==> flow/design.v <==
module TCAM_TOP (
        input                   CLK
       ,input                   RESET
       ,input                   SEARCH
       ,input                   SETTING
       ,input   [DATA_BITS-1:0] KEY
       ,input   [IDWID-1:0]     SETTING_ID
       ,input   [MASKWID-1:0]   SETTING_MASKID
       ,input   [IDWID-1:0]     SETTING_PRIORITY
       ,output  [IDWID-1:0]     RULEID
       ,output                  SETTING_COMPLETE
       ,output                  SEARCH_COMPLETE
       ,output                  MISMATCH
       ,input                     DDR3_AVL_INIT
       ,input   [SDRAM_DATA-1:0]  DDR3_AVL_READDATA
       ,input                     DDR3_AVL_WAITREQUEST
       ,input                     DDR3_AVL_READDATAVALID
       ,output                    DDR3_AVL_READ
       ,output                    DDR3_AVL_WRITE
       ,output  [SDRAM_ADDR-1:0]  DDR3_AVL_ADDRESS
       ,output  [SDRAM_DATA-1:0]  DDR3_AVL_WRITEDATA
       ,output                    DDR3_AVL_BURSTCOUNT
       ,output                    DDR3_AVL_INITCOMPLETE
	);
    parameter   DATA_BITS = 128;  
    parameter   FRAGMENTS = 8;	 
    parameter   FRAG_BITS = 3;	 
    parameter   IDWID     = 16;   
    parameter   MASKWID   = 18;
    parameter   SDRAM_ADDR = 19;
    parameter   SDRAM_DATA = 256;
    localparam  FRAG_WID  = (DATA_BITS/FRAGMENTS);
    localparam  ADDR_WID  = FRAG_BITS+FRAG_WID;
    localparam  PRIOWID   = IDWID;
    localparam  KWID      = DATA_BITS;
    localparam  SEGWID    = 2+IDWID+MASKWID+KWID+PRIOWID;  
    wire [ DATA_BITS-1:0 ] in_key      = KEY;
    wire [     IDWID-1:0 ] in_id       = SETTING_ID;
    wire [   MASKWID-1:0 ] in_maskid   = SETTING_MASKID;
    wire [   PRIOWID-1:0 ] in_priority = SETTING_PRIORITY;
    wire                 w_read;
    wire                 w_write;
    wire  [ADDR_WID-1:0] w_address;
    wire  [  SEGWID-1:0] w_readdata;
    wire  [  SEGWID-1:0] w_writedata;
    wire                 w_waitrequest;
    wire                 w_readdatavalid;
    TCAM_CONTROLLER
    #( 
        .DATA_BITS            ( DATA_BITS ), 
        .FRAGMENTS            ( FRAGMENTS ), 
        .FRAG_BITS            ( FRAG_BITS ), 
        .IDWID                ( IDWID     ),
        .MASKWID              ( MASKWID   )
    )    
    TCAM_TOP_INST    
    (
        .CLK                  ( CLK              ),
        .RESET                ( RESET            ),
        .SEARCH               ( SEARCH           ),   
        .SETTING              ( SETTING          ),   
        .KEY                  ( in_key           ),   
        .SETTING_ID           ( in_id            ),   
        .SETTING_MASKID       ( in_maskid        ),   
        .SETTING_PRIORITY     ( in_priority      ),   
        .RULEID               ( RULEID           ),   
        .SETTING_COMPLETE     ( SETTING_COMPLETE ),   
        .SEARCH_COMPLETE      ( SEARCH_COMPLETE  ),   
        .MISMATCH             ( MISMATCH         ),   
        .SDRAM_READ           ( w_read           ),
        .SDRAM_WRITE          ( w_write          ),
        .SDRAM_ADDRESS        ( w_address        ),
        .SDRAM_READDATA       ( w_readdata       ),
        .SDRAM_WRITEDATA      ( w_writedata      ),
        .SDRAM_WAITREQUEST    ( w_waitrequest    ),
        .SDRAM_READDATAVALID  ( w_readdatavalid  )
    );
    SDRAM_CONTROLLER  
    #(
        .ADDR_WID                   ( SDRAM_ADDR ),
        .DATA_WID                   ( SDRAM_DATA )
    )	
    SDRAM_CONTROLLER_INST 
    (
        .CLK                        ( CLK                    ),
        .RESET                      ( RESET                  ),
        .AVM_M0_WAITREQUEST         ( DDR3_AVL_WAITREQUEST   ),
        .AVM_M0_READDATA            ( DDR3_AVL_READDATA      ),
        .AVM_M0_READDATAVALID       ( DDR3_AVL_READDATAVALID ),
        .AVM_M0_READ                ( DDR3_AVL_READ          ),
        .AVM_M0_WRITE               ( DDR3_AVL_WRITE         ),
        .AVM_M0_WRITEDATA           ( DDR3_AVL_WRITEDATA     ),
        .AVM_M0_ADDRESS             ( DDR3_AVL_ADDRESS       ),	
        .AVM_M0_BURSTCOUNT          ( DDR3_AVL_BURSTCOUNT    ),
        .AVM_S0_INIT                ( DDR3_AVL_INIT          ),   
        .AVM_S0_READ                ( w_read                 ),   
        .AVM_S0_WRITE               ( w_write                ),   
        .AVM_S0_ADDRESS             ( w_address              ),   
        .AVM_S0_WRITEDATA           ( w_writedata            ),   
        .AVM_S0_READDATA            ( w_readdata             ),   
        .AVM_S0_WAITREQUEST         ( w_waitrequest          ),   
        .AVM_S0_READDATAVALID       ( w_readdatavalid        ),   
        .AVM_S0_INITCOMPLETE        ( DDR3_AVL_INITCOMPLETE  )    
    );
endmodule
module TCAM_CONTROLLER  (
        input                       CLK
       ,input                       RESET
       ,input                       SEARCH
       ,input                       SETTING
       ,input     [    KWID-1:0 ]   KEY
       ,input     [   IDWID-1:0 ]   SETTING_ID
       ,input     [ MASKWID-1:0 ]   SETTING_MASKID
       ,input     [ PRIOWID-1:0 ]   SETTING_PRIORITY
       ,output    [   IDWID-1:0 ]   RULEID
       ,output                      SETTING_COMPLETE
       ,output                      SEARCH_COMPLETE
       ,output                      MISMATCH
       ,input     [   SEGWID-1:0 ]  SDRAM_READDATA
       ,input                       SDRAM_WAITREQUEST
       ,input                       SDRAM_READDATAVALID
       ,output                      SDRAM_READ
       ,output                      SDRAM_WRITE
       ,output    [ ADDR_WID-1:0 ]  SDRAM_ADDRESS
       ,output    [   SEGWID-1:0 ]  SDRAM_WRITEDATA
	);
    parameter   DATA_BITS = 10;  
    parameter   FRAGMENTS = 5;	 
    parameter   FRAG_BITS = 3;	 
    parameter   IDWID     = 2;   
    parameter   MASKWID   = 5;
    localparam  FRAG_WID  = (DATA_BITS/FRAGMENTS);
    localparam  ADDR_WID  = FRAG_BITS+FRAG_WID;
    localparam  PRIOWID   = IDWID;
    localparam  KWID      = DATA_BITS;
    localparam  SEGWID    = 2+IDWID+MASKWID+KWID+PRIOWID;  
    reg                  search_en_sync1;
    reg                  setting_en_sync1;
    reg  [   KWID-1:0]	 key_sync1;
    reg  [  IDWID-1:0]	 setting_id_sync1;
    reg  [MASKWID-1:0]   setting_maskid_sync1;
    reg  [PRIOWID-1:0]   setting_priority_sync1;
    always @(posedge CLK or posedge RESET)
    begin 
        if (RESET) begin 
            key_sync1              <= 0;
            search_en_sync1        <= 0;
            setting_en_sync1       <= 0;
            setting_id_sync1       <= 0;
            setting_maskid_sync1   <= 0;
            setting_priority_sync1 <= 0;
        end 
        else begin
            key_sync1		       <= KEY;
            search_en_sync1        <= SEARCH;
            setting_en_sync1       <= SETTING;
            setting_id_sync1       <= SETTING_ID;
            setting_maskid_sync1   <= SETTING_MASKID;
            setting_priority_sync1 <= SETTING_PRIORITY;
        end
    end
    wire                    w_cntl_searchcomplete;	
    wire                    w_cntl_searchdatavalid;
    wire    [SEGWID-1:0] 	w_confirm_segment;
    wire                    w_compare_complete;
    segment_engine  
    #( 
        .DATA_BITS                  ( DATA_BITS ), 
        .FRAGMENTS                  ( FRAGMENTS ), 
        .FRAG_BITS                  ( FRAG_BITS ), 
        .IDWID                      ( IDWID     ),
        .MASKWID                    ( MASKWID   )
    ) 
    SEGMENTATION_INST   
    (
        .clk                        ( CLK                    ),
        .reset                      ( RESET                  ), 
        .i_search                   ( search_en_sync1        ),
        .i_setting                  ( setting_en_sync1       ),
        .i_key                      ( key_sync1              ),
        .i_setting_id               ( setting_id_sync1       ),
        .i_setting_maskid           ( setting_maskid_sync1   ),
        .i_setting_priority         ( setting_priority_sync1 ),
        .o_search_complete          ( w_cntl_searchcomplete  ),
        .o_setting_complete			( SETTING_COMPLETE       ),
        .o_cntl_m0_searchdatavalid  ( w_cntl_searchdatavalid ),
        .i_sdram_readdata           ( SDRAM_READDATA         ),
        .i_sdram_waitrequest        ( SDRAM_WAITREQUEST      ),
        .i_sdram_readdatavalid		( SDRAM_READDATAVALID    ),
        .o_sdram_read               ( SDRAM_READ             ),
        .o_sdram_write              ( SDRAM_WRITE            ),
        .o_sdram_address            ( SDRAM_ADDRESS          ),
        .o_sdram_writedata          ( SDRAM_WRITEDATA        )
    );
    wire [  IDWID-1:0] w_mask_confirm_id;
    wire [MASKWID-1:0] w_mask_confirm_maskid;
    wire [PRIOWID-1:0] w_mask_confirm_priority;
    wire [   KWID-1:0] w_mask_confirm_key;
    wire               w_mask_confirm_id_update;
    wire               w_mask_complete;
    mask_engine 
    #( 
        .DATA_BITS                  ( DATA_BITS ), 
        .FRAGMENTS                  ( FRAGMENTS ), 
        .FRAG_BITS                  ( FRAG_BITS ), 
        .IDWID                      ( IDWID     ),
        .MASKWID                    ( MASKWID   )
    )
    MASK_ENGINE_INST   
    (
        .clk                        ( CLK                      ),
        .reset                      ( RESET                    ),
        .i_sdram_readdata           ( SDRAM_READDATA           ),
        .o_id                       ( w_mask_confirm_id        ),
        .o_maskid                   ( w_mask_confirm_maskid    ),
        .o_confirm_key              ( w_mask_confirm_key       ),
        .o_priority                 ( w_mask_confirm_priority  ),
        .i_cntl_s0_searchdatavalid  ( w_cntl_searchdatavalid   ),
        .i_segment_complete         ( w_cntl_searchcomplete    ),
        .o_id_update                ( w_mask_confirm_id_update ),
        .o_mask_complete            ( w_mask_complete          )
    );
    wire [KWID-1:0] w_pp_key6;
    ffxkclkx #(6,KWID) pp_search_key (CLK,RESET,key_sync1,w_pp_key6);
    wire [  IDWID-1:0]  w_confirm_prio_ruleid;
    wire [PRIOWID-1:0]  w_confirm_prio_priority;
    wire                w_confirm_complete;
    wire                w_confirm_prio_valid;
    confirm_engine 
    #( 
        .DATA_BITS                  ( DATA_BITS ), 
        .FRAGMENTS                  ( FRAGMENTS ), 
        .FRAG_BITS                  ( FRAG_BITS ), 
        .IDWID                      ( IDWID     ),
        .MASKWID                    ( MASKWID   )
    )
    CONFIRM_ENGINE_INST   
    (
        .clk                        ( CLK                      ),
        .reset                      ( RESET                    ),
        .i_key                      ( w_pp_key6                ),
        .i_id                       ( w_mask_confirm_id        ),
        .i_maskid                   ( w_mask_confirm_maskid    ),
        .i_priority                 ( w_mask_confirm_priority  ),
        .i_confirm_key              ( w_mask_confirm_key       ),
        .o_confirm_ruleid           ( w_confirm_prio_ruleid    ),
        .o_confirm_priority         ( w_confirm_prio_priority  ),
        .i_id_update                ( w_mask_confirm_id_update ),     
        .i_mask_complete            ( w_mask_complete          ),
        .o_confirm_complete         ( w_confirm_complete       ), 
        .o_confirm_valid            ( w_confirm_prio_valid     )
    );
    priority_engine 
    #( 
        .DATA_BITS                  ( DATA_BITS ), 
        .FRAGMENTS                  ( FRAGMENTS ), 
        .FRAG_BITS                  ( FRAG_BITS ), 
        .IDWID                      ( IDWID     ),
        .MASKWID                    ( MASKWID   )
    )
    PRIORITY_ENGINE_INST    
    (   
        .clk                        ( CLK                     ),
        .reset                      ( RESET                   ),
        .i_confirm_ruleid           ( w_confirm_prio_ruleid   ),
        .i_confirm_priority         ( w_confirm_prio_priority ),
        .o_final_id                 ( RULEID                  ), 
        .o_mismatch                 ( MISMATCH                ),
        .i_confirm_valid            ( w_confirm_prio_valid    ),
        .i_confirm_complete         ( w_confirm_complete      ),
        .o_priority_complete        ( SEARCH_COMPLETE         )
    );
endmodule
module SDRAM_CONTROLLER (
        input 		                CLK
       ,input 		                RESET
       ,input                       AVM_M0_WAITREQUEST
       ,input       [DATA_WID-1:0]	AVM_M0_READDATA
       ,input                       AVM_M0_READDATAVALID
       ,output                      AVM_M0_READ
       ,output                      AVM_M0_WRITE
       ,output reg  [DATA_WID-1:0]	AVM_M0_WRITEDATA
       ,output reg  [ADDR_WID-1:0]	AVM_M0_ADDRESS
       ,output      [        10:0]  AVM_M0_BURSTCOUNT
       ,input                       AVM_S0_INIT
       ,input                       AVM_S0_READ
       ,input                       AVM_S0_WRITE
       ,input       [ADDR_WID-1:0]  AVM_S0_ADDRESS
       ,input       [DATA_WID-1:0]  AVM_S0_WRITEDATA
       ,output reg  [DATA_WID-1:0]  AVM_S0_READDATA
       ,output                      AVM_S0_INITCOMPLETE
       ,output                      AVM_S0_WAITREQUEST
       ,output                      AVM_S0_READDATAVALID
	);
    parameter ADDR_WID = 27;
    parameter DATA_WID = 32;
    localparam IDLE  = 2'd0;
    localparam INIT  = 2'd1;
    localparam READ  = 2'd2;
    localparam WRITE = 2'd3;
    reg [ADDR_WID-1:0] 	avs_address_sync1;
    reg [DATA_WID-1:0] 	avs_writedata_sync1;
    reg 				avs_init_sync1;
    reg 				avs_read_sync1;
    reg 				avs_write_sync1;
    always @(posedge CLK or posedge RESET)
    begin 
        if (RESET) begin 
            avs_init_sync1  	<= 0;
            avs_read_sync1  	<= 0;
            avs_write_sync1 	<= 0;
            avs_address_sync1 	<= 0;
            avs_writedata_sync1 <= 0;
        end 
        else begin 
            avs_init_sync1  	<= AVM_S0_INIT;
            avs_read_sync1  	<= AVM_S0_READ;
            avs_write_sync1 	<= AVM_S0_WRITE;
            avs_address_sync1 	<= AVM_S0_ADDRESS;
            avs_writedata_sync1 <= AVM_S0_WRITEDATA;
        end
    end
    wire [ADDR_WID-1:0] max_address;
    assign max_address = {ADDR_WID{1'b1}};
    wire max_avm_address;
    assign max_avm_address = (AVM_M0_ADDRESS == max_address) ? 1'b1 : 1'b0;
    reg [3:0] wr_burst_count;
    reg drv_status_waitrequest;
    reg drv_status_init_complete;
    reg drv_status_readdatavalid;
    reg [1:0] current_state;
    always @(posedge CLK or posedge RESET) 	 
    begin 
        if (RESET) begin
            current_state <= IDLE;
            drv_status_init_complete <= 0;
        end
        else begin
            case (current_state)
                IDLE : begin
                    drv_status_waitrequest   <= 1'b0;
                    drv_status_readdatavalid <= 1'b1;
                    if (avs_init_sync1 == 1) begin
                        AVM_M0_ADDRESS   <= 0;
                        AVM_M0_WRITEDATA <= 0;
                        wr_burst_count 	 <= 0;
                        current_state 	 <= INIT;	 
                        drv_status_init_complete <= 0;
                    end
                    else if (avs_read_sync1 == 1) begin 
                        AVM_M0_ADDRESS <= avs_address_sync1;
                        drv_status_readdatavalid <= 1'b0;
                        current_state  <= READ;	 
                    end 
                    else if (avs_write_sync1 == 1) begin
                        AVM_M0_ADDRESS   <= avs_address_sync1;
                        AVM_M0_WRITEDATA <= avs_writedata_sync1;
                        current_state    <= WRITE;  
                    end
                    else begin
                        AVM_M0_ADDRESS   <= AVM_M0_ADDRESS;
                        AVM_M0_WRITEDATA <= AVM_M0_WRITEDATA;
                        current_state <= IDLE; 	 
                    end
                end
                INIT : begin
                    drv_status_waitrequest <= 1'b1;
                    if (!AVM_M0_WAITREQUEST & !max_avm_address) begin 
                        if (wr_burst_count == 0) begin 
                            AVM_M0_ADDRESS <= AVM_M0_ADDRESS + 1;
                            wr_burst_count <= 0;
                        end
                        else begin 
                            wr_burst_count <= wr_burst_count + 1;
                        end
                    end
                    else if (!AVM_M0_WAITREQUEST & max_avm_address) begin 
                        if (wr_burst_count == 0) begin 
                            drv_status_init_complete <= 1;
                            current_state <= IDLE;	 
                        end
                        else begin 
                            wr_burst_count <= wr_burst_count + 1;
                        end
                    end
                    else begin 
                        wr_burst_count <= wr_burst_count + 1;
                    end 
                end
                READ : begin
                    drv_status_waitrequest <= 1'b1;
                    if (!AVM_M0_WAITREQUEST & !AVM_M0_READDATAVALID) begin
                        current_state <= READ;	 
                    end
                    else if (!AVM_M0_WAITREQUEST & AVM_M0_READDATAVALID) begin
                        drv_status_readdatavalid <= 1'b1;
                        current_state <= IDLE; 
                    end
                    else begin
                        current_state <= READ;  
                    end
                end
                WRITE : begin
                    drv_status_waitrequest <= 1'b1;
                    if (!AVM_M0_WAITREQUEST)	current_state <= IDLE;
                    else 						current_state <= WRITE;  
                end 
                default : begin 
                    current_state <= current_state;
                end 
            endcase
        end
    end 
    assign AVM_M0_BURSTCOUNT = 1;
    assign AVM_M0_WRITE = ((current_state==WRITE || current_state==INIT) && RESET==0) ? 1'b1 : 1'b0;
    assign AVM_M0_READ  = (current_state==READ && RESET==0) ? 1'b1 : 1'b0;
    assign AVM_S0_WAITREQUEST   = drv_status_waitrequest;
    assign AVM_S0_INITCOMPLETE  = drv_status_init_complete;
    assign AVM_S0_READDATAVALID = drv_status_readdatavalid;
    always @(posedge CLK or posedge RESET) 
    begin 
        if 		(RESET)					AVM_S0_READDATA <= 0;
        else if (AVM_M0_READDATAVALID)	AVM_S0_READDATA <= AVM_M0_READDATA;
        else 							AVM_S0_READDATA <= AVM_S0_READDATA;
    end 
endmodule
module segment_engine (
        input 					clk
       ,input 					reset
       ,input                   i_search
       ,input                   i_setting
       ,input   [   KWID-1:0]   i_key
       ,input   [MASKWID-1:0]   i_setting_maskid
       ,input   [PRIOWID-1:0]   i_setting_priority
       ,input   [  IDWID-1:0]   i_setting_id
       ,output                  o_search_complete
       ,output                  o_setting_complete
       ,output                  o_cntl_m0_searchdatavalid
       ,input   [ SEGWID-1:0]   i_sdram_readdata
       ,input                   i_sdram_waitrequest
       ,input                   i_sdram_readdatavalid
       ,output                  o_sdram_read
       ,output                  o_sdram_write
       ,output  [ADDR_WID-1:0]  o_sdram_address
       ,output  [  SEGWID-1:0]  o_sdram_writedata
	);
    parameter   DATA_BITS = 10;  
    parameter   FRAGMENTS = 5;	 
    parameter   FRAG_BITS = 3;	 
    parameter   IDWID     = 2;   
    parameter   MASKWID   = 5;
    localparam  FRAG_WID  = (DATA_BITS/FRAGMENTS);
    localparam  ADDR_WID  = FRAG_BITS+FRAG_WID;
    localparam  PRIOWID   = IDWID;
    localparam  KWID      = DATA_BITS;
    localparam  SEGWID    = 2+IDWID+MASKWID+KWID+PRIOWID;  
	reg 				search_en_sync1;
	reg 				setting_en_sync1;
	reg   [   KWID-1:0]	key_sync1;
	reg   [  IDWID-1:0]	setting_id_sync1;
	reg	  [MASKWID-1:0]	setting_maskid_sync1;
    reg   [PRIOWID-1:0] setting_priority_sync1;
	always @(posedge clk or posedge reset)
	begin 
		if (reset) begin 
			key_sync1 		  	   <= 0;
			search_en_sync1   	   <= 0;
			setting_en_sync1  	   <= 0;
			setting_id_sync1  	   <= 0;
			setting_maskid_sync1   <= 0;
            setting_priority_sync1 <= 0;
		end 
		else begin
			key_sync1		       <= i_key;
			search_en_sync1        <= i_search;
			setting_en_sync1       <= i_setting;
			setting_id_sync1       <= i_setting_id;
			setting_maskid_sync1   <= i_setting_maskid;
            setting_priority_sync1 <= i_setting_priority;
		end
	end 
    wire					w_cntl_load;
    wire 					w_cntl_modify;
    wire					w_cntl_shift;
    wire 					w_cntl_search;
    wire 					w_cntl_modify_done;
    wire   [ADDR_WID-1:0]	w_fragment_key;
    fragmentation  
    #( 
        .DATA_BITS                 ( DATA_BITS          ), 
        .FRAGMENTS                 ( FRAGMENTS          ), 
        .FRAG_BITS                 ( FRAG_BITS          ), 
        .IDWID                     ( IDWID              ),
        .MASKWID                   ( MASKWID            )
    )
    FRAGMENT_INST  
    (
        .clk	                   ( clk                ),
        .reset                     ( reset              ),
        .i_key                     ( key_sync1          ),
        .o_fragment_key            ( w_fragment_key     ),
        .i_load				       ( w_cntl_load        ),
        .i_shift                   ( w_cntl_shift       )
    );
    segment_controller 
    #( 
        .FRAGMENTS                 ( FRAGMENTS                 )  
    )	
    SEGMENT_CONTROLLER_INST   
    (
        .clk                       ( clk                       ),
        .reset                     ( reset                     ), 
        .i_search_enable           ( search_en_sync1           ),
        .i_setting_enable          ( setting_en_sync1          ),
        .o_sdram_read              ( o_sdram_read              ),
        .o_sdram_write             ( o_sdram_write             ),
        .i_sdram_waitrequest       ( i_sdram_waitrequest       ),
        .i_sdram_readdatavalid     ( i_sdram_readdatavalid     ),
        .o_cntl_m0_load            ( w_cntl_load               ),
        .o_cntl_m0_modify          ( w_cntl_modify             ),
        .o_cntl_m0_shift           ( w_cntl_shift              ),
        .i_cntl_m0_modify_done     ( w_cntl_modify_done        ),
        .o_cntl_m0_searchdatavalid ( o_cntl_m0_searchdatavalid ),
        .o_search_complete         ( o_search_complete         ),
        .o_setting_complete        ( o_setting_complete        )
    );
    segment_datapath  
    #( 
        .DATA_BITS                 ( DATA_BITS              ), 
        .FRAGMENTS                 ( FRAGMENTS              ), 
        .FRAG_BITS                 ( FRAG_BITS              ), 
        .IDWID                     ( IDWID                  ),
        .MASKWID                   ( MASKWID                )
    )	
    SEGMENT_DATAPATH_INST  
    (
        .clk					   ( clk                    ),
        .reset					   ( reset                  ), 
        .i_setting_id		       ( setting_id_sync1       ),
        .i_setting_key		       ( key_sync1              ),
        .i_setting_maskid		   ( setting_maskid_sync1   ),
        .i_setting_priority        ( setting_priority_sync1 ),
        .i_fragment_key            ( w_fragment_key         ),
        .i_sdram_readdata          ( i_sdram_readdata       ),		
        .o_sdram_writedata		   ( o_sdram_writedata      ),
        .o_sdram_segment_address   ( o_sdram_address        ), 
        .i_cntl_s0_modify          ( w_cntl_modify          ),
        .o_cntl_s0_modify_done     ( w_cntl_modify_done     )
    );
endmodule
module segment_controller (
        input 		 clk
       ,input 		 reset
       ,input 		 i_search_enable
       ,input		 i_setting_enable
       ,input 		 i_sdram_waitrequest
       ,input 		 i_sdram_readdatavalid
       ,output 	reg	 o_sdram_read
       ,output 	reg	 o_sdram_write
       ,input 		 i_cntl_m0_modify_done
       ,output  	 o_cntl_m0_load
       ,output 	reg  o_cntl_m0_modify
       ,output	reg  o_cntl_m0_shift
       ,output  reg  o_cntl_m0_searchdatavalid
       ,output       o_search_complete
       ,output       o_setting_complete
	);
    parameter  FRAGMENTS = 5;	 
    localparam IDLE        = 4'b0000;  
    localparam SHIFT       = 4'b0001;  
    localparam STABLE_RD_1 = 4'b0010;  
    localparam STABLE_RD_2 = 4'b0011;  
    localparam READ        = 4'b0100;  
    localparam MODIFY      = 4'b0101;  
    localparam STABLE_WR   = 4'b0110;  
    localparam WRITE       = 4'b0111;  
    localparam COUNT       = 4'b1000;  
	reg search_mode;
	reg setting_mode;
	reg [3:0] loop_count;  
	reg [3:0] current_state; 
	always @(posedge clk or posedge reset)
	begin 
		if (reset) begin
			loop_count    <= FRAGMENTS;
			search_mode   <= 0;
			setting_mode  <= 0;
			current_state <= IDLE;
			o_sdram_read     <= 0;
			o_sdram_write    <= 0;
			o_cntl_m0_shift  <= 0;
			o_cntl_m0_modify <= 0;
			o_cntl_m0_searchdatavalid <= 0;
		end
		else begin 
			case (current_state) 
				IDLE : begin
					o_sdram_read     <= 0;
					o_sdram_write    <= 0;
					o_cntl_m0_shift  <= 0;
					o_cntl_m0_modify <= 0;
					o_cntl_m0_searchdatavalid <= 0;
					search_mode <= 0;
					setting_mode <= 0;
					loop_count <= FRAGMENTS;
					if (i_setting_enable) begin
						setting_mode  <= 1'b1;   
						current_state <= SHIFT;	 
					end 
					else if (i_search_enable) begin 
						search_mode    <= 1'b1;   
						current_state  <= SHIFT;  
					end 
					else begin 
						current_state <= IDLE;	 
					end 
				end 
				SHIFT : begin 
					o_cntl_m0_shift <= 1'b1;
					current_state <= STABLE_RD_1;  
				end 
				STABLE_RD_1 : begin
					o_cntl_m0_shift <= 1'b0;
					current_state <= STABLE_RD_2;
				end
				STABLE_RD_2 : begin
					current_state <= READ;
				end
				READ : begin
					o_sdram_read    <= 1'b1;  
					if (i_sdram_waitrequest & !i_sdram_readdatavalid) begin 
						o_sdram_read    <= 1'b0;  
						current_state <= READ;  
					end
					else if (i_sdram_waitrequest & i_sdram_readdatavalid & setting_mode) begin
						o_sdram_read    <= 1'b0;  
						current_state <= MODIFY;  
					end
					else if (i_sdram_waitrequest & i_sdram_readdatavalid & search_mode) begin
						o_sdram_read    <= 1'b0;  
						o_cntl_m0_searchdatavalid <= 1'b1;  
						current_state <= COUNT;  
					end 
					else begin 
						current_state <= READ;  
					end 
				end 
				MODIFY : begin
					o_cntl_m0_modify <= 1'b1;  
					if (i_cntl_m0_modify_done == 1) begin 
						o_cntl_m0_modify <= 1'b0;
						current_state  <= STABLE_WR;  
					end 
					else begin
						current_state <= MODIFY;  
					end 
				end 
				STABLE_WR : begin
					o_cntl_m0_modify <= 1'b0;
					current_state <= WRITE;
				end 
				WRITE : begin
					o_sdram_write    <= 1'b1;
					if 	  (i_sdram_waitrequest) 	current_state <= COUNT;	 
					else 						current_state <= WRITE;
				end 
				COUNT : begin
					o_sdram_read  <= 1'b0;
					o_sdram_write <= 1'b0;
					o_cntl_m0_searchdatavalid <= 1'b0;
					if (loop_count > 1) begin 
						loop_count <= loop_count - 1;
						current_state <= SHIFT;  
					end 
					else begin 
						current_state <= IDLE;  
					end 
				end
				default : begin
					current_state <= current_state;
				end	 
			endcase 
		end 
	end
	assign o_cntl_m0_load 	  = (current_state==IDLE & reset==0) ? 1'b1 : 1'b0;
	assign o_search_complete  = (search_mode==0 	 & reset==0) ? 1'b1 : 1'b0;
	assign o_setting_complete = (setting_mode==0 	 & reset==0) ? 1'b1 : 1'b0;
endmodule 
module segment_datapath (
        input                   clk
       ,input                   reset
       ,input   [  IDWID-1:0]   i_setting_id
       ,input   [   KWID-1:0]   i_setting_key
       ,input   [MASKWID-1:0]   i_setting_maskid
       ,input   [PRIOWID-1:0]   i_setting_priority
       ,input   [ SEGWID-1:0]   i_sdram_readdata    
       ,output  [ SEGWID-1:0]   o_sdram_writedata   
       ,input   [ADDR_WID-1:0]	i_fragment_key
       ,output  [ADDR_WID-1:0]	o_sdram_segment_address  
       ,input                   i_cntl_s0_modify
       ,output                  o_cntl_s0_modify_done
    );
    parameter	DATA_BITS = 10;  
    parameter 	FRAGMENTS = 5;	 
    parameter 	FRAG_BITS = 3;	 
    parameter	IDWID     = 2;   
    parameter   MASKWID   = 5;
    localparam 	FRAG_WID  = (DATA_BITS/FRAGMENTS);
    localparam 	ADDR_WID  = FRAG_BITS+FRAG_WID;
    localparam  PRIOWID   = IDWID;
    localparam 	KWID	  = DATA_BITS;
    localparam 	SEGWID	  = 2+IDWID+MASKWID+KWID+PRIOWID;  
    reg [SEGWID-1:0] sdram_readdata;
    always @(posedge clk or posedge reset)
    begin 
        if (reset) begin 
            sdram_readdata <= 0;
        end
        else begin 
            sdram_readdata <= i_sdram_readdata;
        end 
    end 
    addresspath_orientator 
    #( 
        .DATA_BITS                ( DATA_BITS          ), 
        .FRAGMENTS                ( FRAGMENTS          ), 
        .FRAG_BITS                ( FRAG_BITS          )
    )  
    ADDRESS_ORIENTATOR_INST   
    (
        .clk                      (clk),
        .reset                    (reset), 
        .i_fragment_key           (i_fragment_key),
        .o_sdram_segment_address  (o_sdram_segment_address)  
    );
    status_generator 
    #( 
        .DATA_BITS             ( DATA_BITS            ), 
        .FRAGMENTS             ( FRAGMENTS            ), 
        .FRAG_BITS             ( FRAG_BITS            ), 
        .IDWID                 ( IDWID                ),
        .MASKWID               ( MASKWID              )
    )
    STATUS_GENERATOR_INST   
    (
        .clk                   ( clk                   ),
        .reset                 ( reset                 ), 
        .i_modify              ( i_cntl_s0_modify      ),
        .i_setting_id          ( i_setting_id          ),
        .i_setting_key         ( i_setting_key         ),
        .i_setting_maskid      ( i_setting_maskid      ),  
        .i_setting_priority    ( i_setting_priority    ),
        .i_sdram_readdata      ( sdram_readdata        ),
        .o_sdram_writedata     ( o_sdram_writedata     ),  
        .o_modify_complete     ( o_cntl_s0_modify_done )
    );
endmodule
module addresspath_orientator (
        input						clk,
        input 						reset, 
        input		[ADDR_WID-1:0]	i_fragment_key,
        output 	reg [ADDR_WID-1:0]	o_sdram_segment_address  
	);
    parameter	DATA_BITS = 10;  
    parameter 	FRAGMENTS = 5;	 
    parameter 	FRAG_BITS = 3;	 
    localparam 	FRAG_WID  = (DATA_BITS/FRAGMENTS);
    localparam 	ADDR_WID  = FRAG_BITS+FRAG_WID;
	always @(posedge clk or posedge reset)
	begin 
		if   (reset)	o_sdram_segment_address <= 0;
		else 			o_sdram_segment_address <= i_fragment_key;
	end
endmodule
module status_generator (
        input			            clk
       ,input 			            reset 
       ,input 						i_modify
       ,input       [    KWID-1:0 ] i_setting_key
       ,input  		[   IDWID-1:0 ]	i_setting_id
       ,input 		[ MASKWID-1:0 ]	i_setting_maskid
       ,input       [ PRIOWID-1:0 ] i_setting_priority
       ,input		[  SEGWID-1:0 ]	i_sdram_readdata
       ,output 	reg	[  SEGWID-1:0 ]	o_sdram_writedata
       ,output 	 					o_modify_complete
	);
    parameter   DATA_BITS = 10;  
    parameter   FRAGMENTS = 5;	 
    parameter   FRAG_BITS = 3;	 
    parameter   IDWID     = 2;   
    parameter   MASKWID   = 5;
    localparam  FRAG_WID  = (DATA_BITS/FRAGMENTS);
    localparam  ADDR_WID  = FRAG_BITS+FRAG_WID;
    localparam  PRIOWID   = IDWID;
    localparam  KWID      = DATA_BITS;
    localparam  SEGWID    = 2+IDWID+MASKWID+KWID+PRIOWID;  
    localparam IDLE     = 0;
    localparam MODIFY   = 1;
    localparam COMPLETE = 2;
    wire cell_empty;
    assign cell_empty = ~i_sdram_readdata[SEGWID-2];
    reg [		1:0] current_state;
    reg [SEGWID-1:0] writedata_mod;
    reg				 reg_modify_complete;
    always @(posedge clk or posedge reset) 
    begin 
        if (reset) begin
            writedata_mod <= 0;
            current_state <= IDLE;
            reg_modify_complete	<= 0;
        end
        else begin 
            case (current_state)
                IDLE : begin
                    reg_modify_complete <= 1'b0;
                    if   (i_modify)	current_state <= MODIFY;  
                    else            current_state <= IDLE;  
                end 
                MODIFY : begin
                    reg_modify_complete <= 1'b0;
                    if (cell_empty) begin 
                        writedata_mod <= {2'b01, i_setting_id, i_setting_maskid, i_setting_key, i_setting_priority};
                        reg_modify_complete <= 1'b1;
                        current_state <= COMPLETE;	 
                    end
                    else begin 
                        writedata_mod <= {2'b11, i_sdram_readdata[SEGWID-3:0]};
                        reg_modify_complete <= 1'b1;
                        current_state <= COMPLETE;	 
                    end 
                end 
                COMPLETE : begin 
                    reg_modify_complete <= 1'b1;
                    current_state <= IDLE;  
                end 
                default : begin 
                    writedata_mod <= writedata_mod;
                end 
            endcase 
        end 
    end
    always @(posedge clk or posedge reset)
    begin 
        if (reset) begin 
            o_sdram_writedata <= 0;
        end 
        else if (reg_modify_complete) begin 
            o_sdram_writedata <= writedata_mod;
        end
        else begin 
            o_sdram_writedata <= o_sdram_writedata;
        end 
    end 
    assign o_modify_complete = reg_modify_complete;
endmodule
module fragmentation (
        input                       clk
       ,input                       reset
       ,input       [    KWID-1:0]  i_key
       ,output reg  [ADDR_WID-1:0]  o_fragment_key
       ,input                       i_load
       ,input                       i_shift
	);
    parameter   DATA_BITS = 10;  
    parameter   FRAGMENTS = 5;	 
    parameter   FRAG_BITS = 3;	 
    parameter   IDWID     = 2;   
    parameter   MASKWID   = 5;
    localparam  FRAG_WID  = (DATA_BITS/FRAGMENTS);
    localparam  ADDR_WID  = FRAG_BITS+FRAG_WID;
    localparam  PRIOWID   = IDWID;
    localparam  KWID      = DATA_BITS;
    localparam  SEGWID    = 2+IDWID+MASKWID+KWID+PRIOWID;  
    wire [FRAG_WID-1:0] zeros;
    assign zeros = {FRAG_WID{1'b0}};
    reg [     KWID-1:0] shift_register;
    reg [FRAG_BITS-1:0] prefix_address;
    always @(posedge clk or posedge reset)
    begin 
        if (reset) begin
            o_fragment_key <= 0;		
            shift_register <= 0;
            prefix_address <= 0;
        end 
        else if (i_load) begin 
            shift_register <= i_key;
            prefix_address <= 0;
        end
        else if (i_shift) begin
            prefix_address <= prefix_address + 1;
            o_fragment_key <= {prefix_address, shift_register[FRAG_WID-1:0]};
            shift_register <= {zeros, shift_register[KWID-1:FRAG_WID]};
        end 
        else begin
            prefix_address <= prefix_address;
            shift_register <= shift_register; 
        end
    end 
endmodule
module mask_engine (
        input                         clk
       ,input                         reset
       ,input       [  SEGWID-1:0 ]   i_sdram_readdata    
       ,output      [   IDWID-1:0 ]   o_id
       ,output      [ MASKWID-1:0 ]   o_maskid
       ,output      [    KWID-1:0 ]   o_confirm_key
       ,output      [ PRIOWID-1:0 ]   o_priority
       ,input                         i_cntl_s0_searchdatavalid
       ,input                         i_segment_complete
       ,output                        o_id_update
       ,output                        o_mask_complete
    );
    parameter	DATA_BITS = 10;  
    parameter 	FRAGMENTS = 5;	 
    parameter 	FRAG_BITS = 3;	 
    parameter	IDWID     = 2;   
    parameter   MASKWID   = 5;
    localparam  PRIOWID   = IDWID;
    localparam 	KWID	  = DATA_BITS;
    localparam 	SEGWID	  = 2+IDWID+MASKWID+KWID+PRIOWID;  
    reg               r_id_valid;
    reg [  IDWID-1:0] r_id;
    reg [MASKWID-1:0] r_maskid;
    reg [   KWID-1:0] r_confirm_key;
    reg [PRIOWID-1:0] r_priority;
    always @(posedge clk or posedge reset)
    begin 
        if (reset) begin 
            r_id_valid    <= 'h0;
            r_id          <= 'h0;
            r_maskid      <= 'h0;
            r_priority    <= 'h0;
            r_confirm_key <= 'h0;
        end
        else if (i_cntl_s0_searchdatavalid) begin
            r_id_valid    <= (~i_sdram_readdata[SEGWID-1] & i_sdram_readdata[SEGWID-2]);  
            r_id          <= i_sdram_readdata[       SEGWID-3:KWID+MASKWID+PRIOWID ];
            r_maskid      <= i_sdram_readdata[ KWID+MASKWID+PRIOWID-1:KWID+PRIOWID ];
            r_confirm_key <= i_sdram_readdata[ KWID+PRIOWID-1:PRIOWID ];
            r_priority    <= i_sdram_readdata[      PRIOWID-1:0            ];
        end 
    end
    reg r_searchdatavalid_sync1;
    always @(posedge clk or posedge reset)
    begin 
        if (reset)  r_searchdatavalid_sync1 <= 0;
        else        r_searchdatavalid_sync1 <= i_cntl_s0_searchdatavalid;
    end 
    wire p_searchdatavalid; 
    assign p_searchdatavalid = (i_cntl_s0_searchdatavalid & ~r_searchdatavalid_sync1);
    reg r_segment_complete_sync1;
    always @(posedge clk or posedge reset)
    begin 
        if   (reset) r_segment_complete_sync1 <= 0;
        else         r_segment_complete_sync1 <= i_segment_complete;
    end 
    wire p_segment_complete;
    assign p_segment_complete = (i_segment_complete & ~r_segment_complete_sync1);
    wire p_segment_processing;
    assign p_segment_processing = (~i_segment_complete & r_segment_complete_sync1);
    reg [        1:0] ro_id_valid;
    reg [  IDWID-1:0] ro_id;
    reg [MASKWID-1:0] ro_maskid;
    reg [   KWID-1:0] ro_confirm_key;
    reg [PRIOWID-1:0] ro_priority;
    always @(posedge clk or posedge reset)
    begin 
        if (reset) begin 
            ro_id          <= 'h0;
            ro_maskid      <= 'h0;
            ro_priority    <= 'h0;
            ro_confirm_key <= 'h0;
        end
        else if (p_segment_complete) begin 
            ro_id          <= 'h0;
            ro_maskid      <= 'h0;
            ro_priority    <= 'h0;
            ro_confirm_key <= 'h0;
        end
        else if (r_id_valid) begin 
            ro_id          <= r_id;
            ro_maskid      <= r_maskid;
            ro_priority    <= r_priority;
            ro_confirm_key <= r_confirm_key;
        end  
        else begin 
            ro_id          <= ro_id;
            ro_maskid      <= ro_maskid;
            ro_priority    <= ro_priority;
            ro_confirm_key <= ro_confirm_key;
        end 
    end
    assign o_id          = ro_id;            
    assign o_maskid      = ro_maskid;     
    assign o_priority    = ro_priority;   
    assign o_confirm_key = ro_confirm_key;
    wire w_new_id;
    assign w_new_id = ~p_segment_complete & p_searchdatavalid & r_id_valid;
    reg ro_id_update;
    always @(posedge clk or posedge reset)
    begin 
        if      ( reset        )  ro_id_update <= 1'b0;
        else if ( w_new_id     )  ro_id_update <= 1'b1;
        else if ( ro_id_update )  ro_id_update <= 1'b0;
        else                      ro_id_update <= ro_id_update;
    end 
    assign o_id_update = ro_id_update;
    reg ro_mask_complete;
    always @(posedge clk or posedge reset)
    begin 
        if      ( reset                )  ro_mask_complete <= 1'b0;
        else if ( p_segment_complete   )  ro_mask_complete <= 1'b1;
        else if ( p_segment_processing )  ro_mask_complete <= 1'b0;
        else                              ro_mask_complete <= ro_mask_complete;
    end
    assign o_mask_complete = ro_mask_complete;
endmodule
module confirm_engine (
        input                       clk
       ,input                       reset
       ,input   [     KWID-1:0 ]    i_key
       ,input   [    IDWID-1:0 ]    i_id
       ,input   [  MASKWID-1:0 ]    i_maskid
       ,input   [  PRIOWID-1:0 ]    i_priority
       ,input   [     KWID-1:0 ]    i_confirm_key
       ,output  [    IDWID-1:0 ] 	o_confirm_ruleid
       ,output  [  PRIOWID-1:0 ]    o_confirm_priority
       ,input                       i_id_update       
       ,input                       i_mask_complete
       ,output                      o_confirm_complete
       ,output                      o_confirm_valid
	);
    parameter   DATA_BITS = 10;  
    parameter   FRAGMENTS = 5;	 
    parameter   FRAG_BITS = 3;	 
    parameter   IDWID     = 2;   
    parameter   MASKWID   = 5;
    localparam  FRAG_WID  = (DATA_BITS/FRAGMENTS);
    localparam  PRIOWID   = IDWID;
    localparam  KWID      = DATA_BITS;
    localparam  SEGWID    = 2+IDWID+MASKWID+KWID+PRIOWID;  
    localparam  CNFM_WID  = (DATA_BITS/MASKWID);
    reg r_mask_complete_sync1;
    always @(posedge clk or posedge reset)
    begin 
        if   (reset) r_mask_complete_sync1 <= 0;
        else         r_mask_complete_sync1 <= i_mask_complete;
    end 
    wire p_mask_complete;
    assign p_mask_complete = (i_mask_complete & ~r_mask_complete_sync1);
    wire p_mask_processing;
    assign p_mask_processing = (~i_mask_complete & r_mask_complete_sync1);
    reg [   KWID-1:0] r_key;
    reg [  IDWID-1:0] r_id;
    reg [MASKWID-1:0] r_maskid;
    reg [   KWID-1:0] r_confirm_key;
    reg [PRIOWID-1:0] r_priority; 
    always @(posedge clk or posedge reset)
    begin 
        if (reset) begin 
            r_key         <= 'h0;
            r_id          <= 'h0;
            r_maskid      <= 'h0;
            r_priority    <= 'h0;
            r_confirm_key <= 'h0;
        end 
        else if (p_mask_complete) begin 
            r_key         <= i_key;
            r_id          <= 'h0;
            r_maskid      <= 'h0;
            r_priority    <= 'h0;
            r_confirm_key <= 'h0;
        end 
        else if (i_id_update) begin 
            r_key         <= i_key;
            r_id          <= i_id;
            r_maskid      <= i_maskid;
            r_priority    <= i_priority;
            r_confirm_key <= i_confirm_key;
        end 
        else begin 
            r_key         <= r_key;
            r_id          <= r_id;
            r_maskid      <= r_maskid;
            r_priority    <= r_priority;
            r_confirm_key <= r_confirm_key;
        end 
    end 
    reg [MASKWID-1:0] r_id_match_vector;
    generate 
        genvar mask_idx;
    for (mask_idx = 0; mask_idx < MASKWID; mask_idx=mask_idx+1)
        begin: mask_bit
            always @(posedge clk or posedge reset)
            begin 
                if (reset) begin
                    r_id_match_vector[mask_idx] <= 0;
                end 
                else begin 
                    r_id_match_vector[mask_idx] <= (r_maskid[mask_idx]) ? 1'b1 : (r_confirm_key[(CNFM_WID+(CNFM_WID*mask_idx)-1):(CNFM_WID*mask_idx)] == r_key[(CNFM_WID+(CNFM_WID*mask_idx)-1):(CNFM_WID*mask_idx)]);
                end
            end
        end
    endgenerate
    wire w_id_match;
    assign w_id_match = &r_id_match_vector;
    reg [  IDWID-1:0] ro_confirm_ruleid;
    reg [PRIOWID-1:0] ro_confirm_priority;
    reg               ro_confirm_valid;
    always @(posedge clk or posedge reset)
    begin 
        if      ( reset      )  ro_confirm_ruleid <= 'h0;
        else if ( w_id_match )  ro_confirm_ruleid <= r_id;   
        else                    ro_confirm_ruleid <= ro_confirm_ruleid;
    end
    always @(posedge clk or posedge reset)
    begin 
        if      ( reset      )  ro_confirm_priority <= 'h0;
        else if ( w_id_match )  ro_confirm_priority <= r_priority; 
        else                    ro_confirm_priority <= ro_confirm_priority;
    end 
    always @(posedge clk or posedge reset) 
    begin 
        if      ( reset            )  ro_confirm_valid <= 1'b0;
        else if ( w_id_match       )  ro_confirm_valid <= 1'b1;
        else if ( ro_confirm_valid )  ro_confirm_valid <= 1'b0;
        else                          ro_confirm_valid <= ro_confirm_valid;
    end 
    assign o_confirm_ruleid   = ro_confirm_ruleid;
    assign o_confirm_priority = ro_confirm_priority;
    assign o_confirm_valid    = ro_confirm_valid;
    reg ro_confirm_complete; 
    always @(posedge clk or posedge reset)
    begin 
        if      ( reset             ) ro_confirm_complete <= 1'b0;
        else if ( p_mask_complete   ) ro_confirm_complete <= 1'b1;
        else if ( p_mask_processing ) ro_confirm_complete <= 1'b0;
        else                          ro_confirm_complete <= ro_confirm_complete;
    end 
    assign o_confirm_complete = ro_confirm_complete;
endmodule
module priority_engine (
        input                   clk
       ,input                   reset
       ,input  [   IDWID-1:0 ]  i_confirm_ruleid
       ,input  [ PRIOWID-1:0 ]  i_confirm_priority
       ,output [   IDWID-1:0 ]  o_final_id
       ,output                  o_mismatch
       ,input                   i_confirm_valid
       ,input                   i_confirm_complete
       ,output                  o_priority_complete
    );
    parameter	DATA_BITS = 10;  
    parameter 	FRAGMENTS = 5;	 
    parameter 	FRAG_BITS = 3;	 
    parameter	IDWID     = 2;   
    parameter   MASKWID   = 5;
    localparam  PRIOWID   = IDWID;
    localparam  KWID      = DATA_BITS;
    localparam  SEGWID    = 2+IDWID+MASKWID+KWID+PRIOWID;  
    reg r_confirm_complete_sync1;
    always @(posedge clk or posedge reset)
    begin 
        if   (reset) r_confirm_complete_sync1 <= 0;
        else         r_confirm_complete_sync1 <= i_confirm_complete;
    end 
    wire p_confirm_complete;
    assign p_confirm_complete = (i_confirm_complete & ~r_confirm_complete_sync1);
    wire p_confirm_processing; 
    assign p_confirm_processing = (~i_confirm_complete & r_confirm_complete_sync1);
    reg [  IDWID-1:0] r_confirm_ruleid;
    reg [PRIOWID-1:0] r_confirm_priority;
    always @(posedge clk or posedge reset)
    begin 
        if (reset) begin 
            r_confirm_ruleid   <= 'h0;
            r_confirm_priority <= 'h0;
        end 
        else if (i_confirm_complete) begin 
            r_confirm_ruleid   <= 'h0;
            r_confirm_priority <= 'h0;
        end
        else if (i_confirm_valid) begin 
            r_confirm_ruleid   <= i_confirm_ruleid;
            r_confirm_priority <= i_confirm_priority;
        end  
        else begin 
            r_confirm_ruleid   <= r_confirm_ruleid;  
            r_confirm_priority <= r_confirm_priority;
        end 
    end 
    wire w_id_select; 
    assign w_id_select = (r_confirm_priority > r_stored_priority) ? 1'b1 : 1'b0;
    reg [  IDWID-1:0] r_stored_id; 
    reg [PRIOWID-1:0] r_stored_priority;
    always @(posedge clk or posedge reset)
    begin 
        if (reset) begin 
            r_stored_id       <= 'h0;
            r_stored_priority <= 'h0;
        end 
        else if (p_confirm_complete) begin 
            r_stored_id       <= 'h0;
            r_stored_priority <= 'h0;
        end
        else if (w_id_select) begin 
            r_stored_id       <= r_confirm_ruleid;
            r_stored_priority <= r_confirm_priority;
        end
        else begin 
            r_stored_id       <= r_stored_id;
            r_stored_priority <= r_stored_priority;      
        end 
    end 
    wire w_id_match;
    assign w_id_match = ( i_confirm_valid & ~i_confirm_complete );
    reg ro_mismatch;
    always @(posedge clk or posedge reset)
    begin 
        if      ( reset              ) ro_mismatch <= 1'b1;  
        else if ( p_confirm_complete ) ro_mismatch <= 1'b1;
        else if ( w_id_match         ) ro_mismatch <= 1'b0;
        else                           ro_mismatch <= ro_mismatch;
    end
    assign o_mismatch = ro_mismatch;
    reg ro_priority_complete;
    always @(posedge clk or posedge reset)
    begin 
        if      ( reset                )  ro_priority_complete <= 1'b0;
        else if ( p_confirm_complete   )  ro_priority_complete <= 1'b1;
        else if ( p_confirm_processing )  ro_priority_complete <= 1'b0;
        else                              ro_priority_complete <= 1'b0;
    end
    assign o_priority_complete = ro_priority_complete;
    reg [IDWID-1:0] ro_final_id;
    always @(posedge clk or posedge reset)
    begin 
        if   ( reset )  ro_final_id <= 'h0;
        else            ro_final_id <= r_stored_id;    
    end 
    assign o_final_id = ro_final_id;
endmodule
module ffxkclk
    (
     clk,
     rst,
     idat,
     odat
     );
parameter           K = 3;     
input               clk,
                    rst;
input               idat;
output              odat;
wire                odat;
reg [K-1:0]         shift_dat;
wire [K:0]          shift_in;
assign              shift_in = {shift_dat,idat};
always @ (posedge clk)
    begin
    shift_dat <= shift_in[K-1:0];
    end
assign odat = shift_dat[K-1];
endmodule 
module ffxkclkx
    (
     clk,
     rst,
     idat,
     odat
     );
parameter           K = 3;   
parameter           W = 10;  
input               clk;
input               rst;
input [W-1:0]       idat;
output [W-1:0]      odat;
wire [W-1:0]        odat;
generate
    genvar bit_idx;
for (bit_idx=0;bit_idx<W;bit_idx=bit_idx+1'b1)
    begin: i_bit
    ffxkclk #(K)    flxodat (clk,rst,idat[bit_idx],odat[bit_idx]);
    end
endgenerate
endmodule 
## Tool chain data of TCAM_TOP

Module TCAM_TOP before and after one edit of its RTL, step after step.
"unedited" refers to lines of the RTL above, "edited" to lines of the edited file.
"change": "edited" minus "unedited" as printed here. "relative change": 100 x difference / "unedited".
Library cell names are shortened.
The mark n/a stands for no value.

- Top module: TCAM_TOP
- Clock port: CLK
- Cell library: sky130hd
- Corner: tt_025C_1v80

## Diff

The edit as a unified diff against the file above.
The edited RTL no longer does the same as the RTL above: the edit was made by script, with no optimisation intended.

```diff
@@ -28,5 +28,5 @@
     parameter   IDWID     = 16;   
     parameter   MASKWID   = 18;
-    parameter   SDRAM_ADDR = 19;
+    parameter   SDRAM_ADDR = 15;
     parameter   SDRAM_DATA = 256;
     localparam  FRAG_WID  = (DATA_BITS/FRAGMENTS);
```

## Word level

Yosys after proc, flatten, opt, wreduce and memory -nomap, before mapping. Memory bits, and registers merged into a memory's read port (data or address), are not among the register bits. Print and check cells are not counted.

Operators by class:

| item | unedited | edited | change | relative change (%) |
|---|---|---|---|---|
| equal/unequal tests | 46 | 46 | 0 | 0.00 |
| magnitude comparators | 2 | 2 | 0 | 0.00 |
| $add $sub $neg | 4 | 3 | -1 | -25.00 |
| reduce/logical cells | 46 | 46 | 0 | 0.00 |
| shift-type cells | 0 | 0 | 0 | n/a |
| multiplexer cells | 129 | 127 | -2 | -1.55 |
| multiply operators | 0 | 0 | 0 | n/a |
| divide/modulo/power cells | 0 | 0 | 0 | n/a |
| bitwise operators | 34 | 34 | 0 | 0.00 |

Operators by type and width:

| kind | unedited | edited | change | relative change (%) |
|---|---|---|---|---|
| 19-bit two-way mux | 5 | 0 | -5 | -100.00 |
| 15-bit two-way mux | 0 | 5 | +5 | n/a |
| 3-bit two-way mux | 2 | 0 | -2 | -100.00 |
| 19-bit by 1-bit adder with 19-bit output with constant B | 1 | 0 | -1 | -100.00 |
| 3-bit by 1-bit adder with 3-bit output with constant B | 1 | 0 | -1 | -100.00 |
| 19-bit equality test with constant B | 1 | 0 | -1 | -100.00 |
| 19-bit case mux with 2-bit select | 1 | 0 | -1 | -100.00 |
| 15-bit by 1-bit adder with 15-bit output with constant B | 0 | 1 | +1 | n/a |
| 15-bit equality test with constant B | 0 | 1 | +1 | n/a |
| 15-bit case mux with 2-bit select | 0 | 1 | +1 | n/a |
| 1-bit two-way mux | 55 | 55 | 0 | 0.00 |
| 1-bit AND | 21 | 21 | 0 | 0.00 |
| 7-bit equality test | 18 | 18 | 0 | 0.00 |
| 2-bit nonzero test | 17 | 17 | 0 | 0.00 |
| 16-bit two-way mux | 16 | 16 | 0 | 0.00 |
| 1-bit inverter | 13 | 13 | 0 | 0.00 |
| 4-bit two-way mux | 11 | 11 | 0 | 0.00 |
| 2-bit two-way mux | 10 | 10 | 0 | 0.00 |
| 1-bit case mux with 2-bit select | 9 | 9 | 0 | 0.00 |
| 2-bit by 1-bit != test with 1-bit output with constant B | 8 | 8 | 0 | 0.00 |
| 126-bit two-way mux | 6 | 6 | 0 | 0.00 |
| 4-bit AND reduction | 5 | 5 | 0 | 0.00 |
| 4-bit by 3-bit equality test with 1-bit output with constant B | 4 | 4 | 0 | 0.00 |
| 1-bit logical NOT | 4 | 4 | 0 | 0.00 |
| 18-bit two-way mux | 4 | 4 | 0 | 0.00 |
| 2-bit != test with constant B | 4 | 4 | 0 | 0.00 |
| 2-bit OR reduction | 4 | 4 | 0 | 0.00 |
| 2-bit equality test with constant B | 3 | 3 | 0 | 0.00 |

Not every row of either side is listed.

Bit counts:

| item | unedited | edited | change | relative change (%) |
|---|---|---|---|---|
| latch bits | 0 | 0 | 0 | n/a |
| RAM bits | 0 | 0 | 0 | n/a |
| output and inout bits | 298 | 294 | -4 | -1.34 |
| memory bits (read-only) | 0 | 0 | 0 | n/a |
| bits in registers | 3303 | 3284 | -19 | -0.58 |
| cells after elaboration | 479 | 475 | -4 | -0.84 |
| clocked read ports x word width | 0 | 0 | 0 | n/a |
| memory cells | 0 | 0 | 0 | n/a |
| input port bits | 441 | 441 | 0 | 0.00 |

## Logic depth

Longest topological path by Yosys (ltp), each cell counted once; first at word level (registers and memories cut), then after technology mapping (sequential cells cut; the memories' decode and read muxes count).

Depth:

| item | unedited | edited | change | relative change (%) |
|---|---|---|---|---|
| word-level depth | 8 | 8 | 0 | 0.00 |
| ABC_AREA | 0 | 0 | n/a | n/a |
| depth in mapped cells | 9 | 9 | 0 | 0.00 |
| depth with buffers taken out | 7 | 7 | 0 | 0.00 |

## After synthesis

The flow's flattened synthesis, as Yosys stat reports it; memories are mapped. The netlist is that of the ABC_AREA named above (0 if unset); the other value can give another one.

Mapped netlist:

| item | unedited | edited | change | relative change (%) |
|---|---|---|---|---|
| cell area after synthesis (sq um) | 103962.2 | 102877.4 | -1084.8 | -1.04 |
| flip-flops | 3235 | 3208 | -27 | -0.83 |
| buffers | 389 | 384 | -5 | -1.29 |
| standard cells after synthesis | 6811 | 6721 | -90 | -1.32 |
| area of sequential cells (sq um) | 78201.3 | 77505.6 | -695.7 | -0.89 |

Cells by type:

| type | unedited | edited | change | relative change (%) |
|---|---|---|---|---|
| o21ai_0 | 87 | 42 | -45 | -51.72 |
| o21ai_1 | 72 | 104 | +32 | +44.44 |
| dfrtp_1 | 2269 | 2246 | -23 | -1.01 |
| buf_2 | 97 | 87 | -10 | -10.31 |
| mux2i_1 | 709 | 701 | -8 | -1.13 |
| nor2_1 | 593 | 585 | -8 | -1.35 |
| nand3_1 | 14 | 7 | -7 | -50.00 |
| nand2_1 | 318 | 312 | -6 | -1.89 |
| buf_1 | 9 | 15 | +6 | +66.67 |
| xnor2_1 | 67 | 62 | -5 | -7.46 |
| edfxtp_1 | 205 | 201 | -4 | -1.95 |
| mux2_1 | 59 | 55 | -4 | -6.78 |
| nor3_1 | 9 | 5 | -4 | -44.44 |
| and4_1 | 3 | 6 | +3 | +100.00 |
| nand4_1 | 9 | 7 | -2 | -22.22 |
| and3_1 | 5 | 3 | -2 | -40.00 |
| mux2_2 | 625 | 626 | +1 | +0.16 |
| clkbuf_1 | 201 | 200 | -1 | -0.50 |

Not every row of either side is listed.
The figures by module come from a second, unflattened synthesis with its own total; it is not the netlist above.

Unflattened totals:

| item | unedited | edited | change | relative change (%) |
|---|---|---|---|---|
| cells (unflattened synthesis) | 7126 | 7094 | -32 | -0.45 |
| area (unflattened synthesis) (sq um) | 112978.4 | 112604.2 | -374.2 | -0.33 |

Each row is one instance without its submodules.

By module, unedited:

| module | seq. area (sq um) | area (sq um) | instances | cells |
|---|---|---|---|---|
| SDRAM_CONTROLLER | 21927.3 | 27637.8 | 1 | 1549 |
| ffxkclk #(K=6) | 120.1 | 120.1 | 128 | 6 |
| status_generator | 9110.0 | 15061.9 | 1 | 1167 |
| confirm_engine | 8883.5 | 15043.2 | 1 | 1097 |
| mask_engine | 9033.7 | 14367.5 | 1 | 963 |
| fragmentation | 3753.6 | 6702.7 | 1 | 609 |
| TCAM_CONTROLLER | 4504.3 | 4508.1 | 1 | 181 |
| segment_datapath | 4504.3 | 4508.1 | 1 | 181 |
| segment_engine | 4504.3 | 4508.1 | 1 | 181 |
| priority_engine | 2078.2 | 3926.3 | 1 | 333 |
| segment_controller #(FRAGMENTS=8) | 503.0 | 857.1 | 1 | 76 |
| addresspath_orientator | 475.5 | 479.2 | 1 | 20 |
| TCAM_TOP | 0.0 | 3.8 | 1 | 1 |
| ffxkclkx | 0.0 | 0.0 | 1 | 0 |

By module, edited:

| module | seq. area (sq um) | area (sq um) | instances | cells |
|---|---|---|---|---|
| SDRAM_CONTROLLER | 21707.1 | 27263.6 | 1 | 1517 |
| ffxkclk #(K=6) | 120.1 | 120.1 | 128 | 6 |
| status_generator | 9110.0 | 15061.9 | 1 | 1167 |
| confirm_engine | 8883.5 | 15043.2 | 1 | 1097 |
| mask_engine | 9033.7 | 14367.5 | 1 | 963 |
| fragmentation | 3753.6 | 6702.7 | 1 | 609 |
| TCAM_CONTROLLER | 4504.3 | 4508.1 | 1 | 181 |
| segment_datapath | 4504.3 | 4508.1 | 1 | 181 |
| segment_engine | 4504.3 | 4508.1 | 1 | 181 |
| priority_engine | 2078.2 | 3926.3 | 1 | 333 |
| segment_controller #(FRAGMENTS=8) | 503.0 | 857.1 | 1 | 76 |
| addresspath_orientator | 475.5 | 479.2 | 1 | 20 |
| TCAM_TOP | 0.0 | 3.8 | 1 | 1 |
| ffxkclkx | 0.0 | 0.0 | 1 | 0 |

## Timing after synthesis

Source: OpenSTA report_checks on the synthesized netlist (no wires, ideal clock, input and output delay 20% of the period each), path of least setup slack; recovery checks are left aside. Register names are those of the netlist, which keeps one name where synthesis merged equal registers.

Timing after synthesis:

| item | unedited | edited | change | relative change (%) |
|---|---|---|---|---|
| kind | input to register | input to register | n/a | n/a |
| from | in RESET | in RESET | n/a | n/a |
| to | reg SDRAM_CONTROLLER_INST.drv_status_waitrequest | reg SDRAM_CONTROLLER_INST.drv_status_waitrequest | n/a | n/a |
| delay of the path (ns) | 49.673 | 48.760 | -0.913 | -1.84 |
| path slack (ns) | -41.673 | -40.760 | +0.913 | n/a |
| required time (ns) | 7.254 | 7.302 | +0.048 | +0.66 |
| period (ns) | 10.0 | 10.0 | 0.0 | 0.00 |
| buffers on the path | 1 | 1 | 0 | 0.00 |
| driving pins on the path | 2 | 2 | 0 | 0.00 |
| arrival (ns) | 48.927 | 48.062 | -0.865 | -1.77 |
| launch time at the first pin (ns) | 2.000 | 2.000 | 0.000 | 0.00 |
| library setup time (ns) | 2.746 | 2.698 | -0.048 | n/a |
| input delay (ns) | 2.000 | 2.000 | 0.000 | 0.00 |
| synthesis period reached (ns) | 51.673 | 50.76 | -0.913 | -1.77 |

"delay of the path" = arrival - input delay + setup time.
"driving pins on the path": output pins that drive a net of the path, with the launching flip-flop's if there is one; two outputs of one cell count as two.
"synthesis period reached" = period - worst setup slack (recovery checks aside). The figure is calculated, with input and output delays left at 20% of the set period.
At most two assigning lines are given for a register; there are more.

On the way, after synthesis, unedited:
- Cells stage by stage: buf_2 inv_1
- Length of the longest elaborated chain: 0
- Elaborated cells on any way between the ends: 0
- Source lines of those cells: 0

RTL lines, path after synthesis, unedited:

| item | line | RTL |
|---|---|---|
| start, declared | 3 | `,input                   RESET` |
| end, assigned | 341 | `drv_status_waitrequest   <= 1'b0;` |
| end, assigned | 367 | `drv_status_waitrequest <= 1'b1;` |
| end, declared | 328 | `reg drv_status_waitrequest;` |

On the way, after synthesis, edited:
- Cells stage by stage: clkbuf_1 inv_1
- Length of the longest elaborated chain: 0
- Elaborated cells on any way between the ends: 0
- Source lines of those cells: 0

RTL lines, path after synthesis, edited:

| item | line | RTL |
|---|---|---|
| start, declared | 3 | `,input                   RESET` |
| end, assigned | 341 | `drv_status_waitrequest   <= 1'b0;` |
| end, assigned | 367 | `drv_status_waitrequest <= 1'b1;` |
| end, declared | 328 | `reg drv_status_waitrequest;` |

## Worst path after layout

From the final timing report of the runs of pair A: the path of least setup slack in the routed layout; clock arrival at registers is part of the times.

Timing post-layout:

| item | unedited | edited | change | relative change (%) |
|---|---|---|---|---|
| kind | input to output | input to output | n/a | n/a |
| from | in RESET | in RESET | n/a | n/a |
| to | out DDR3_AVL_READ | out SETTING_COMPLETE | n/a | n/a |
| driving pins on the path | 3 | 4 | +1 | +33.33 |
| period (ns) | 10.0 | 10.0 | 0.0 | 0.00 |
| input delay (ns) | 2.00 | 2.00 | 0.00 | 0.00 |
| external output delay (ns) | 2.00 | 2.00 | 0.00 | 0.00 |
| required time (ns) | 8.00 | 8.00 | 0.00 | 0.00 |
| path slack (ns) | 4.41 | 4.42 | +0.01 | n/a |
| launch time at the first pin (ns) | 2.00 | 2.00 | 0.00 | 0.00 |
| buffers on the path | 2 | 3 | +1 | +50.00 |
| arrival (ns) | 3.59 | 3.58 | -0.01 | -0.28 |

Between the ends stands the longest chain of elaborated cells between them, by number of cells; it is not shown to be the way that was timed. Of several equally long chains one is given.
Each line given opens the expression or statement behind the cell; cells for indexed reads and writes are added by Yosys, which also makes memories of some case tables.

On the way, post-layout, unedited:
- Cells stage by stage: clkdlybuf4s50_1 nor2b_1 clkdlybuf4s50_1
- Length of the longest elaborated chain: 3
- Elaborated cells on any way between the ends: 3
- Those cells by class: 1 x mux; 1 x logic; 1 x reduce/logical

RTL lines, path post-layout, unedited:

| item | line | RTL |
|---|---|---|
| start, declared | 3 | `,input                   RESET` |
| 1-bit inverter | 416 | `assign AVM_M0_READ  = (current_state==READ && RESET==0) ? 1'b1 : 1'b0;` |
| 1-bit logical AND | 416 |  |
| 1-bit two-way mux | 416 |  |
| end, declared | 18 | `,output                    DDR3_AVL_READ` |

On the way, post-layout, edited:
- Cells stage by stage: clkdlybuf4s50_1 buf_4 nor2_1 clkdlybuf4s50_1
- Length of the longest elaborated chain: 3
- Elaborated cells on any way between the ends: 3
- Those cells by class: 1 x mux; 2 x logic

RTL lines, path post-layout, edited:

| item | line | RTL |
|---|---|---|
| start, declared | 3 | `,input                   RESET` |
| 1-bit inverter | 687 | `assign o_setting_complete = (setting_mode==0 & reset==0) ? 1'b1 : 1'b0;` |
| 1-bit AND | 687 |  |
| 1-bit two-way mux | 687 |  |
| end, declared | 11 | `,output                  SETTING_COMPLETE` |

## Measured runs

Runs of the flow (Yosys, OpenROAD) on both versions; the two runs of a pair have the same settings. The constraints put input and output delay at 20% of the set period each and load the outputs with 0.01 pF.

Settings, pair A:
- CORE_UTILIZATION: 40
- period_ns: 10.0
- CAP_MARGIN: 20
- CORE_MARGIN: 2
- SLEW_MARGIN: 20

Final reports, pair A:

| item | unedited | edited | change | relative change (%) |
|---|---|---|---|---|
| worst setup slack after layout (ns) | 4.406 | 4.423 | +0.017 | n/a |
| post-synthesis cell area (sq um) | 103962.2 | 102877.4 | -1084.8 | -1.04 |
| worst hold slack in the final report (ns) | 0.271 | 0.285 | +0.014 | n/a |
| achieved clock period (ns) | 5.594 | 5.577 | -0.017 | -0.30 |
| overall die area (sq um) | 264001.0 | 261264.0 | -2737.0 | -1.04 |
| power consumption (uW) | 27648 | 27643 | -5 | -0.02 |
| sum of negative setup slack (ns) | 0.000 | 0.000 | 0.000 | n/a |
| final design utilization (%) | 48.0 | 48.1 | +0.1 | n/a |
| standard-cell area of the final layout (sq um) | 124393.0 | 123289.0 | -1104.0 | -0.89 |

Settings, pair B:
- CAP_MARGIN: 30
- CELL_PAD_IN_SITES_DETAIL_PLACEMENT: 1
- CELL_PAD_IN_SITES_GLOBAL_PLACEMENT: 0
- CORE_UTILIZATION: 60
- CTS_CLUSTER_SIZE: 98
- PLACE_DENSITY_LB_ADDON: 0.07
- period_ns: 9.67
- CORE_MARGIN: 2
- SLEW_MARGIN: 20

Final reports, pair B:

| item | unedited | edited | change | relative change (%) |
|---|---|---|---|---|
| worst setup slack after layout (ns) | 4.146 | 4.458 | +0.312 | n/a |
| post-synthesis cell area (sq um) | 103962.2 | 102877.4 | -1084.8 | -1.04 |
| worst hold slack in the final report (ns) | 0.297 | 0.312 | +0.015 | n/a |
| achieved clock period (ns) | 5.524 | 5.212 | -0.312 | -5.65 |
| overall die area (sq um) | 176614.0 | 174791.0 | -1823.0 | -1.03 |
| power consumption (uW) | 28395 | 28697 | +302 | +1.06 |
| sum of negative setup slack (ns) | 0.000 | 0.000 | 0.000 | n/a |
| final design utilization (%) | 71.3 | 71.5 | +0.2 | n/a |
| standard-cell area of the final layout (sq um) | 122507.0 | 121460.0 | -1047.0 | -0.85 |

"achieved clock period": clock period set for the run, less the worst setup slack. It is reckoned from that one timing run; input and output delays stay at 20% of the period that was set.
"power consumption" is the tool's figure for a default switching activity; nothing was simulated.
